==> flow/design.v <==
module div (
    input wire clk,
    input wire rst_n,
    input wire [32-1:0] dividend_i,     
    input wire [32-1:0] divisor_i,      
    input wire                       start_i,        
    input wire                       ctrl_ready_i,   
    input wire [                3:0] op_i,           
    output reg [32-1:0] result_o,   
    output reg busy_o,   
    output reg valid_o   
);
    typedef enum logic [3:0] {
        STATE_IDLE  = 4'b0001,
        STATE_START = 4'b0010,
        STATE_CALC  = 4'b0100,
        STATE_END   = 4'b1000
    } state_t;
    state_t state;
    reg [32-1:0] dividend_r;
    reg [32-1:0] divisor_r;
    reg [3:0] op_r;
    reg [31:0] count;
    reg [32-1:0] div_result;
    reg [32-1:0] div_remain;
    reg [32-1:0] minuend;
    reg invert_result;
    wire op_div = op_r[0];
    wire op_divu = op_r[1];
    wire op_rem = op_r[2];
    wire op_remu = op_r[3];
    wire [31:0] dividend_invert = (-dividend_r);
    wire [31:0] divisor_invert = (-divisor_r);
    wire minuend_ge_divisor = minuend >= divisor_r;
    wire [31:0] minuend_sub_res = minuend - divisor_r;
    wire [31:0] div_result_tmp = minuend_ge_divisor ? ({div_result[30:0], 1'b1}) : ({div_result[30:0], 1'b0});
    wire [31:0] minuend_tmp = minuend_ge_divisor ? minuend_sub_res[30:0] : minuend[30:0];
    wire [31:0] dividend_abs = dividend_r[31] ? -dividend_r : dividend_r;
    wire [31:0] divisor_abs = divisor_r[31] ? -divisor_r : divisor_r;
    always @(posedge clk) begin
        if (!rst_n) begin
            state         <= STATE_IDLE;
            result_o      <= 32'h0;
            div_result    <= 32'h0;
            div_remain    <= 32'h0;
            op_r          <= 4'h0;
            dividend_r    <= 32'h0;
            divisor_r     <= 32'h0;
            minuend       <= 32'h0;
            invert_result <= 1'b0;
            busy_o        <= 1'b0;
            valid_o       <= 1'b0;
            count         <= 32'h0;
        end else begin
            case (state)
                STATE_IDLE: begin
                    if (ctrl_ready_i) begin
                        valid_o <= 1'b0;
                        if (start_i == 1'b1) begin
                            op_r       <= op_i;
                            dividend_r <= dividend_i;
                            divisor_r  <= divisor_i;
                            state      <= STATE_START;
                            busy_o     <= 1'b1;
                        end else begin
                            op_r       <= 3'h0;
                            dividend_r <= 32'h0;
                            divisor_r  <= 32'h0;
                            result_o   <= 32'h0;
                            busy_o     <= 1'b0;
                        end
                    end
                end
                STATE_START: begin
                    valid_o <= 1'b0;
                    if (divisor_r == 32'h0) begin
                        if (op_div | op_divu) begin
                            result_o <= 32'hffffffff;
                        end else begin
                            result_o <= dividend_r;
                        end
                        state   <= STATE_IDLE;
                        busy_o  <= 1'b0;
                        valid_o <= 1'b1;
                    end else if (
                        (op_div | op_rem) ? (dividend_abs < divisor_abs) : (dividend_r < divisor_r)
                    ) begin
                        if (op_div) begin
                            result_o <= 32'b0;
                        end else if (op_rem) begin
                            result_o <= dividend_r;
                        end else if (op_divu) begin
                            result_o <= 32'b0;
                        end else if (op_remu) begin
                            result_o <= dividend_r;
                        end
                        state   <= STATE_IDLE;
                        busy_o  <= 1'b0;
                        valid_o <= 1'b1;
                    end else begin
                        busy_o     <= 1'b1;
                        count      <= 32'h40000000;
                        state      <= STATE_CALC;
                        div_result <= 32'h0;
                        div_remain <= 32'h0;
                        if (op_div | op_rem) begin
                            if (dividend_r[31] == 1'b1) begin
                                dividend_r <= dividend_invert;
                                minuend    <= dividend_invert[31];
                            end else begin
                                minuend <= dividend_r[31];
                            end
                            if (divisor_r[31] == 1'b1) begin
                                divisor_r <= divisor_invert;
                            end
                        end else begin
                            minuend <= dividend_r[31];
                        end
                        if ((op_div && (dividend_r[31] ^ divisor_r[31] == 1'b1))
                            || (op_rem && (dividend_r[31] == 1'b1))) begin
                            invert_result <= 1'b1;
                        end else begin
                            invert_result <= 1'b0;
                        end
                    end
                end
                STATE_CALC: begin
                    busy_o     <= 1'b1;
                    dividend_r <= {dividend_r[30:0], 1'b0};
                    div_result <= div_result_tmp;
                    count      <= {1'b0, count[31:1]};
                    if (|count) begin
                        minuend <= {minuend_tmp[30:0], dividend_r[30]};
                    end else begin
                        state <= STATE_END;
                        if (minuend_ge_divisor) begin
                            div_remain <= minuend_sub_res;
                        end else begin
                            div_remain <= minuend;
                        end
                    end
                end
                STATE_END: begin
                    state   <= STATE_IDLE;
                    busy_o  <= 1'b0;
                    valid_o <= 1'b1;
                    if (op_div | op_divu) begin
                        if (invert_result) begin
                            result_o <= (-div_result);
                        end else begin
                            result_o <= div_result;
                        end
                    end else begin
                        if (invert_result) begin
                            result_o <= (-div_remain);
                        end else begin
                            result_o <= div_remain;
                        end
                    end
                end
            endcase
        end
    end
endmodule
## Reports on div

Each step is given for the RTL above and for the edited RTL.
"original" refers to lines of the RTL above, "edited" to lines of the edited file.
"difference" is "edited" less "original", of the values as shown.
Operators: Yosys type, input widths -> output width; for muxes data width and select width s.
Cell names lack the library's common part.
Not given: n/a

- Top module: div
- Clock: clk
- Library: sky130hd
- Corner: tt_025C_1v80

## Diff

Unified diff, file above to edited file.
The edited RTL no longer does the same as the RTL above: the edit was made by script, with no optimisation intended.

```diff
@@ -24,5 +24,5 @@
     reg [32-1:0] div_result;
     reg [32-1:0] div_remain;
-    reg [32-1:0] minuend;
+    reg [32-2:0] minuend;
     reg invert_result;
     wire op_div = op_r[0];
```

## After elaboration

Counts by Yosys on the flattened word-level netlist (proc, flatten, opt, wreduce; memories kept). Register bits leave out memories and registers merged into their read ports (data or address). Print and check cells are left out. Cells with the same type and inputs are merged into one.

Cells by class:

| element | original | edited | difference |
|---|---|---|---|
| $add $sub $neg | 5 | 5 | 0 |
| $mul | 0 | 0 | 0 |
| div/mod/pow operators | 0 | 0 | 0 |
| order comparisons | 3 | 3 | 0 |
| eq/ne operators | 14 | 14 | 0 |
| shift operators | 0 | 0 | 0 |
| multiplexer cells | 62 | 62 | 0 |
| bitwise logic cells | 5 | 5 | 0 |
| reductions and logical operators | 21 | 21 | 0 |

Operator list:

| cell | original | edited | difference |
|---|---|---|---|
| $mux 32 | 33 | 30 | -3 |
| $mux 31 | 1 | 3 | +2 |
| $pmux 32 s2 | 5 | 4 | -1 |
| $ge 32x32->1 | 1 | 0 | -1 |
| $sub 32x32->32 | 1 | 0 | -1 |
| $ge 31x32->1 | 0 | 1 | +1 |
| $mux 30 | 0 | 1 | +1 |
| $pmux 31 s2 | 0 | 1 | +1 |
| $sub 31x32->32 | 0 | 1 | +1 |

Operator kinds equal on both sides are left out: 30.

Bit counts:

| element | original | edited | difference |
|---|---|---|---|
| flip-flop bits (word level) | 235 | 234 | -1 |
| bits in latches | 0 | 0 | 0 |
| bits in writable memories | 0 | 0 | 0 |
| memory bits (read-only) | 0 | 0 | 0 |
| word width x clocked read ports | 0 | 0 | 0 |
| memories | 0 | 0 | 0 |
| input port bits | 72 | 72 | 0 |

## Longest topological paths

Depth = most cells in a row (Yosys ltp): at word level without a register or memory, in the mapped netlist without a sequential cell, where the memories' decode and read muxes count.

Logic depth:

| element | original | edited | difference |
|---|---|---|---|
| depth after elaboration | 7 | 7 | 0 |
| ABC_AREA | 0 | 0 | n/a |
| depth in mapped cells | 22 | 21 | -1 |

## After synthesis

The flow's flattened synthesis, as Yosys stat reports it; memories are mapped. The netlist is that of the ABC_AREA named above (0 if unset); the other value can give another one.

Cell types:

| cell type | original | edited | difference |
|---|---|---|---|
| mux2i_1 | 10 | 54 | +44 |
| a211oi_1 | 79 | 49 | -30 |
| nor3_1 | 61 | 33 | -28 |
| o2bb2ai_1 | 0 | 23 | +23 |
| a21oi_1 | 117 | 96 | -21 |
| nand2_1 | 200 | 218 | +18 |
| a22o_1 | 78 | 62 | -16 |
| nand3_1 | 38 | 27 | -11 |
| or3_1 | 25 | 15 | -10 |
| o21ai_2 | 10 | 0 | -10 |
| a311oi_1 | 6 | 16 | +10 |
| or2_2 | 13 | 4 | -9 |
| a32o_1 | 9 | 0 | -9 |
| buf_6 | 9 | 0 | -9 |
| a221oi_1 | 4 | 13 | +9 |
| clkbuf_1 | 93 | 85 | -8 |
| a31oi_1 | 28 | 21 | -7 |
| o31ai_1 | 28 | 21 | -7 |

Cell types equal on both sides are left out: 8.
The list need not be complete.

Mapped netlist:

| element | original | edited | difference |
|---|---|---|---|
| standard cells after synthesis | 1967 | 1916 | -51 |
| synthesis area (mm²) | 0.0157489 | 0.0154936 | -0.0002553 |
| flip-flops | 234 | 233 | -1 |
| buffers | 137 | 130 | -7 |

## Timing after synthesis

OpenSTA on the mapped netlist: ideal clock, no wires. The path of least setup slack (recovery checks aside). Input and output delay are each 20% of the period. Register names are those of the netlist, which keeps one name where synthesis merged equal registers.

Timing path after synthesis:

| element | original | edited | difference |
|---|---|---|---|
| path kind | register to register | register to register | n/a |
| from | register dividend_r[7] | register dividend_r[7] | n/a |
| to | register dividend_r[21] | register dividend_r[10] | n/a |
| period (ns) | 8.0 | 8.0 | 0.0 |
| setup time (ns) | 0.132 | 0.086 | -0.046 |
| arrival time (ns) | 5.197 | 4.424 | -0.773 |
| required time (ns) | 7.868 | 7.914 | +0.046 |
| slack (ns) | 2.671 | 3.490 | +0.819 |
| path delay (ns) | 5.329 | 4.510 | -0.819 |
| stages on the path | 21 | 19 | -2 |
| buffers on the path | 3 | 2 | -1 |
| period reached after synthesis (ns) | 5.329 | 4.51 | -0.819 |

"path delay" is the arrival time less input delay plus setup time.
"stages on the path" counts driving pins, that of a launching flip-flop among them; a cell with two outputs on the path counts twice.
"period reached after synthesis" is the clock period less the worst setup slack; recovery checks do not enter. This is arithmetic on one report: input and output delays are still those of the set period (20% each).
Between the ends stands the longest chain of elaborated cells between them, by number of cells; it is not shown to be the way that was timed. Of several equally long chains one is given.
A line is the first line of the expression or statement that the cell stems from. Yosys adds cells for indexed reads and writes and turns some case tables into memories.
A register here has more assigning lines than the two given.

Between the ends, after synthesis, original:
- Cells stage by stage: dfxtp_1 > or4_1 > nor3_1 > nand3_1 > or3_1 > nand2b_1 > o41ai_1 > xnor2_1 > ha_1 > nand4_1 > or4_1 > or4b_1 > a31oi_2 > nor3_1 > or2_0 > buf_2 > o21a_1 > buf_2 > buf_2 > a21oi_1 > o32ai_1
- Cells in the longest elaborated chain: 7

Ends and longest elaborated chain, after synthesis, original:

| element | line | RTL |
|---|---|---|
| from (decl) | 20 | `reg [32-1:0] dividend_r;` |
| from (assign) | 61 | `dividend_r <= dividend_i;` |
| from (assign) | 108 | `dividend_r <= dividend_invert;` |
| $neg 32->32 | 38 | `wire [31:0] dividend_abs = dividend_r[31] ? -dividend_r : dividend_r;` |
| $mux 32 | 38 |  |
| $lt 32x32->1 | 86 | `(op_div \| op_rem) ? (dividend_abs < divisor_abs) : (dividend_r < divisor_r)` |
| $mux 1 | 86 |  |
| $mux 32 | 85 | `end else if (` |
| $mux 32 | 76 | `if (divisor_r == 32'h0) begin` |
| $pmux 32 s3 | 55 | `case (state)` |
| to (assign) | 61 |  |
| to (assign) | 108 |  |
| to (decl) | 20 |  |

Between the ends, after synthesis, edited:
- Cells stage by stage: dfxtp_1 > or4_1 > or3_1 > nor4_1 > nand2_1 > o21ai_0 > xnor2_1 > ha_1 > nand4_1 > nor4_1 > nand2_1 > nand4b_1 > a31o_2 > and2_1 > a31o_2 > clkbuf_1 > clkbuf_1 > nor2_1 > a211oi_1
- Cells in the longest elaborated chain: 7

Ends and longest elaborated chain, after synthesis, edited:

| element | line | RTL |
|---|---|---|
| from (decl) | 20 | `reg [32-1:0] dividend_r;` |
| from (assign) | 61 | `dividend_r <= dividend_i;` |
| from (assign) | 108 | `dividend_r <= dividend_invert;` |
| $neg 32->32 | 38 | `wire [31:0] dividend_abs = dividend_r[31] ? -dividend_r : dividend_r;` |
| $mux 32 | 38 |  |
| $lt 32x32->1 | 86 | `(op_div \| op_rem) ? (dividend_abs < divisor_abs) : (dividend_r < divisor_r)` |
| $mux 1 | 86 |  |
| $mux 32 | 85 | `end else if (` |
| $mux 32 | 76 | `if (divisor_r == 32'h0) begin` |
| $pmux 32 s3 | 55 | `case (state)` |
| to (assign) | 61 |  |
| to (assign) | 108 |  |
| to (decl) | 20 |  |

## Path in the finished layout

Path of least setup slack in the final report of each run of set A (OpenROAD, finished layout, wires in). Where an end is a register, its clock arrival counts in the times.

Timing path after layout:

| element | original | edited | difference |
|---|---|---|---|
| path kind | register to register | register to register | n/a |
| from | register dividend_r[7] | register dividend_r[7] | n/a |
| to | register div_remain[31] | register minuend[27] | n/a |
| period (ns) | 6.68 | 6.68 | 0.00 |
| setup time (ns) | 0.12 | 0.08 | -0.04 |
| arrival time (ns) | 6.63 | 6.25 | -0.38 |
| required time (ns) | 7.13 | 7.18 | +0.05 |
| slack (ns) | 0.50 | 0.93 | +0.43 |
| stages on the path | 16 | 19 | +3 |
| buffers on the path | 0 | 2 | +2 |

Between the ends stands the longest chain of elaborated cells between them, by number of cells; it is not shown to be the way that was timed. Of several equally long chains one is given.
A register here has more assigning lines than the two given.

Between the ends, after layout, original:
- Cells stage by stage: dfxtp_1 > or4_1 > nor3_1 > nand3_1 > o41ai_1 > xnor2_1 > ha_1 > nand4_2 > or4_1 > or4b_1 > a31oi_2 > o32ai_2 > or3_1 > and2_1 > a2bb2oi_1 > o31ai_1
- Cells in the longest elaborated chain: 7

Ends and longest elaborated chain, after layout, original:

| element | line | RTL |
|---|---|---|
| from (decl) | 20 | `reg [32-1:0] dividend_r;` |
| from (assign) | 61 | `dividend_r <= dividend_i;` |
| from (assign) | 108 | `dividend_r <= dividend_invert;` |
| $neg 32->32 | 38 | `wire [31:0] dividend_abs = dividend_r[31] ? -dividend_r : dividend_r;` |
| $mux 32 | 38 |  |
| $lt 32x32->1 | 86 | `(op_div \| op_rem) ? (dividend_abs < divisor_abs) : (dividend_r < divisor_r)` |
| $mux 1 | 86 |  |
| $mux 32 | 85 | `end else if (` |
| $mux 32 | 76 | `if (divisor_r == 32'h0) begin` |
| $pmux 32 s2 | 55 | `case (state)` |
| to (assign) | 137 | `div_remain <= minuend_sub_res;` |
| to (assign) | 139 | `div_remain <= minuend;` |
| to (decl) | 25 | `reg [32-1:0] div_remain;` |

Between the ends, after layout, edited:
- Cells stage by stage: dfxtp_1 > or4_1 > or3_1 > nor4_1 > nand2_1 > o21ai_0 > xnor2_1 > ha_1 > nand4_1 > nor4_1 > nand2_1 > nand4b_1 > nor2_1 > a221o_1 > nor2_1 > buf_4 > nand3_1 > buf_4 > o221ai_1
- Cells in the longest elaborated chain: 7

Ends and longest elaborated chain, after layout, edited:

| element | line | RTL |
|---|---|---|
| from (decl) | 20 | `reg [32-1:0] dividend_r;` |
| from (assign) | 61 | `dividend_r <= dividend_i;` |
| from (assign) | 108 | `dividend_r <= dividend_invert;` |
| $neg 32->32 | 38 | `wire [31:0] dividend_abs = dividend_r[31] ? -dividend_r : dividend_r;` |
| $mux 32 | 38 |  |
| $lt 32x32->1 | 86 | `(op_div \| op_rem) ? (dividend_abs < divisor_abs) : (dividend_r < divisor_r)` |
| $mux 1 | 86 |  |
| $mux 31 | 85 | `end else if (` |
| $mux 31 | 76 | `if (divisor_r == 32'h0) begin` |
| $pmux 31 s2 | 55 | `case (state)` |
| to (assign) | 109 | `minuend    <= dividend_invert[31];` |
| to (assign) | 111 | `minuend <= dividend_r[31];` |
| to (decl) | 26 | `reg [32-2:0] minuend;` |

## Layout results

Both versions went through the flow (Yosys, OpenROAD) with the same settings in each pair. Constraints: input delay and output delay 20% of the set period each, output load 0.01 pF.

Flow settings, set A:
- CORE_UTILIZATION: 40
- PLACE_DENSITY: 0.65
- period_ns: 6.68
- CAP_MARGIN: 20
- CORE_MARGIN: 2
- SLEW_MARGIN: 20

Final reports, set A:

| element | original | edited | difference |
|---|---|---|---|
| synthesized cell area (mm²) | 0.0157489 | 0.0154936 | -0.0002553 |
| overall die area (mm²) | 0.0409759 | 0.0403247 | -0.0006512 |
| standard-cell area of the final layout (mm²) | 0.0181524 | 0.017732 | -0.0004204 |
| smallest setup slack (ns) | 0.497 | 0.925 | +0.428 |
| setup TNS (ns) | 0.000 | 0.000 | 0.000 |
| worst hold slack in the final report (ns) | 0.476 | 0.453 | -0.023 |
| total power after layout (µW) | 4293 | 4167 | -126 |
| reached clock period (ns) | 6.183 | 5.755 | -0.428 |

Flow settings, set B:
- CELL_PAD_IN_SITES_DETAIL_PLACEMENT: 1
- CELL_PAD_IN_SITES_GLOBAL_PLACEMENT: 0
- CORE_ASPECT_RATIO: 1.43
- CORE_MARGIN: 4
- CORE_UTILIZATION: 22
- CTS_CLUSTER_DIAMETER: 93
- GPL_ROUTABILITY_DRIVEN: 1
- MAX_ROUTING_LAYER: met5
- PLACE_DENSITY_LB_ADDON: 0.09
- SLEW_MARGIN: 30
- TNS_END_PERCENT: 95
- period_ns: 5.34
- CAP_MARGIN: 20

Final reports, set B:

| element | original | edited | difference |
|---|---|---|---|
| synthesized cell area (mm²) | 0.0157489 | 0.0154936 | -0.0002553 |
| overall die area (mm²) | 0.0759991 | 0.0748033 | -0.0011958 |
| standard-cell area of the final layout (mm²) | 0.0204283 | 0.0188568 | -0.0015715 |
| smallest setup slack (ns) | 0.066 | 0.259 | +0.193 |
| setup TNS (ns) | 0.000 | 0.000 | 0.000 |
| worst hold slack in the final report (ns) | 0.465 | 0.466 | +0.001 |
| total power after layout (µW) | 5877 | 5716 | -161 |
| reached clock period (ns) | 5.274 | 5.081 | -0.193 |

"reached clock period" means the clock period less the worst setup slack. The figure is calculated, with input and output delays left at 20% of the set period.
By "total power after layout" is meant OpenSTA's value without simulated activity: inputs other than the clock are taken to toggle once in ten clock periods, and the tool carries that through the logic.
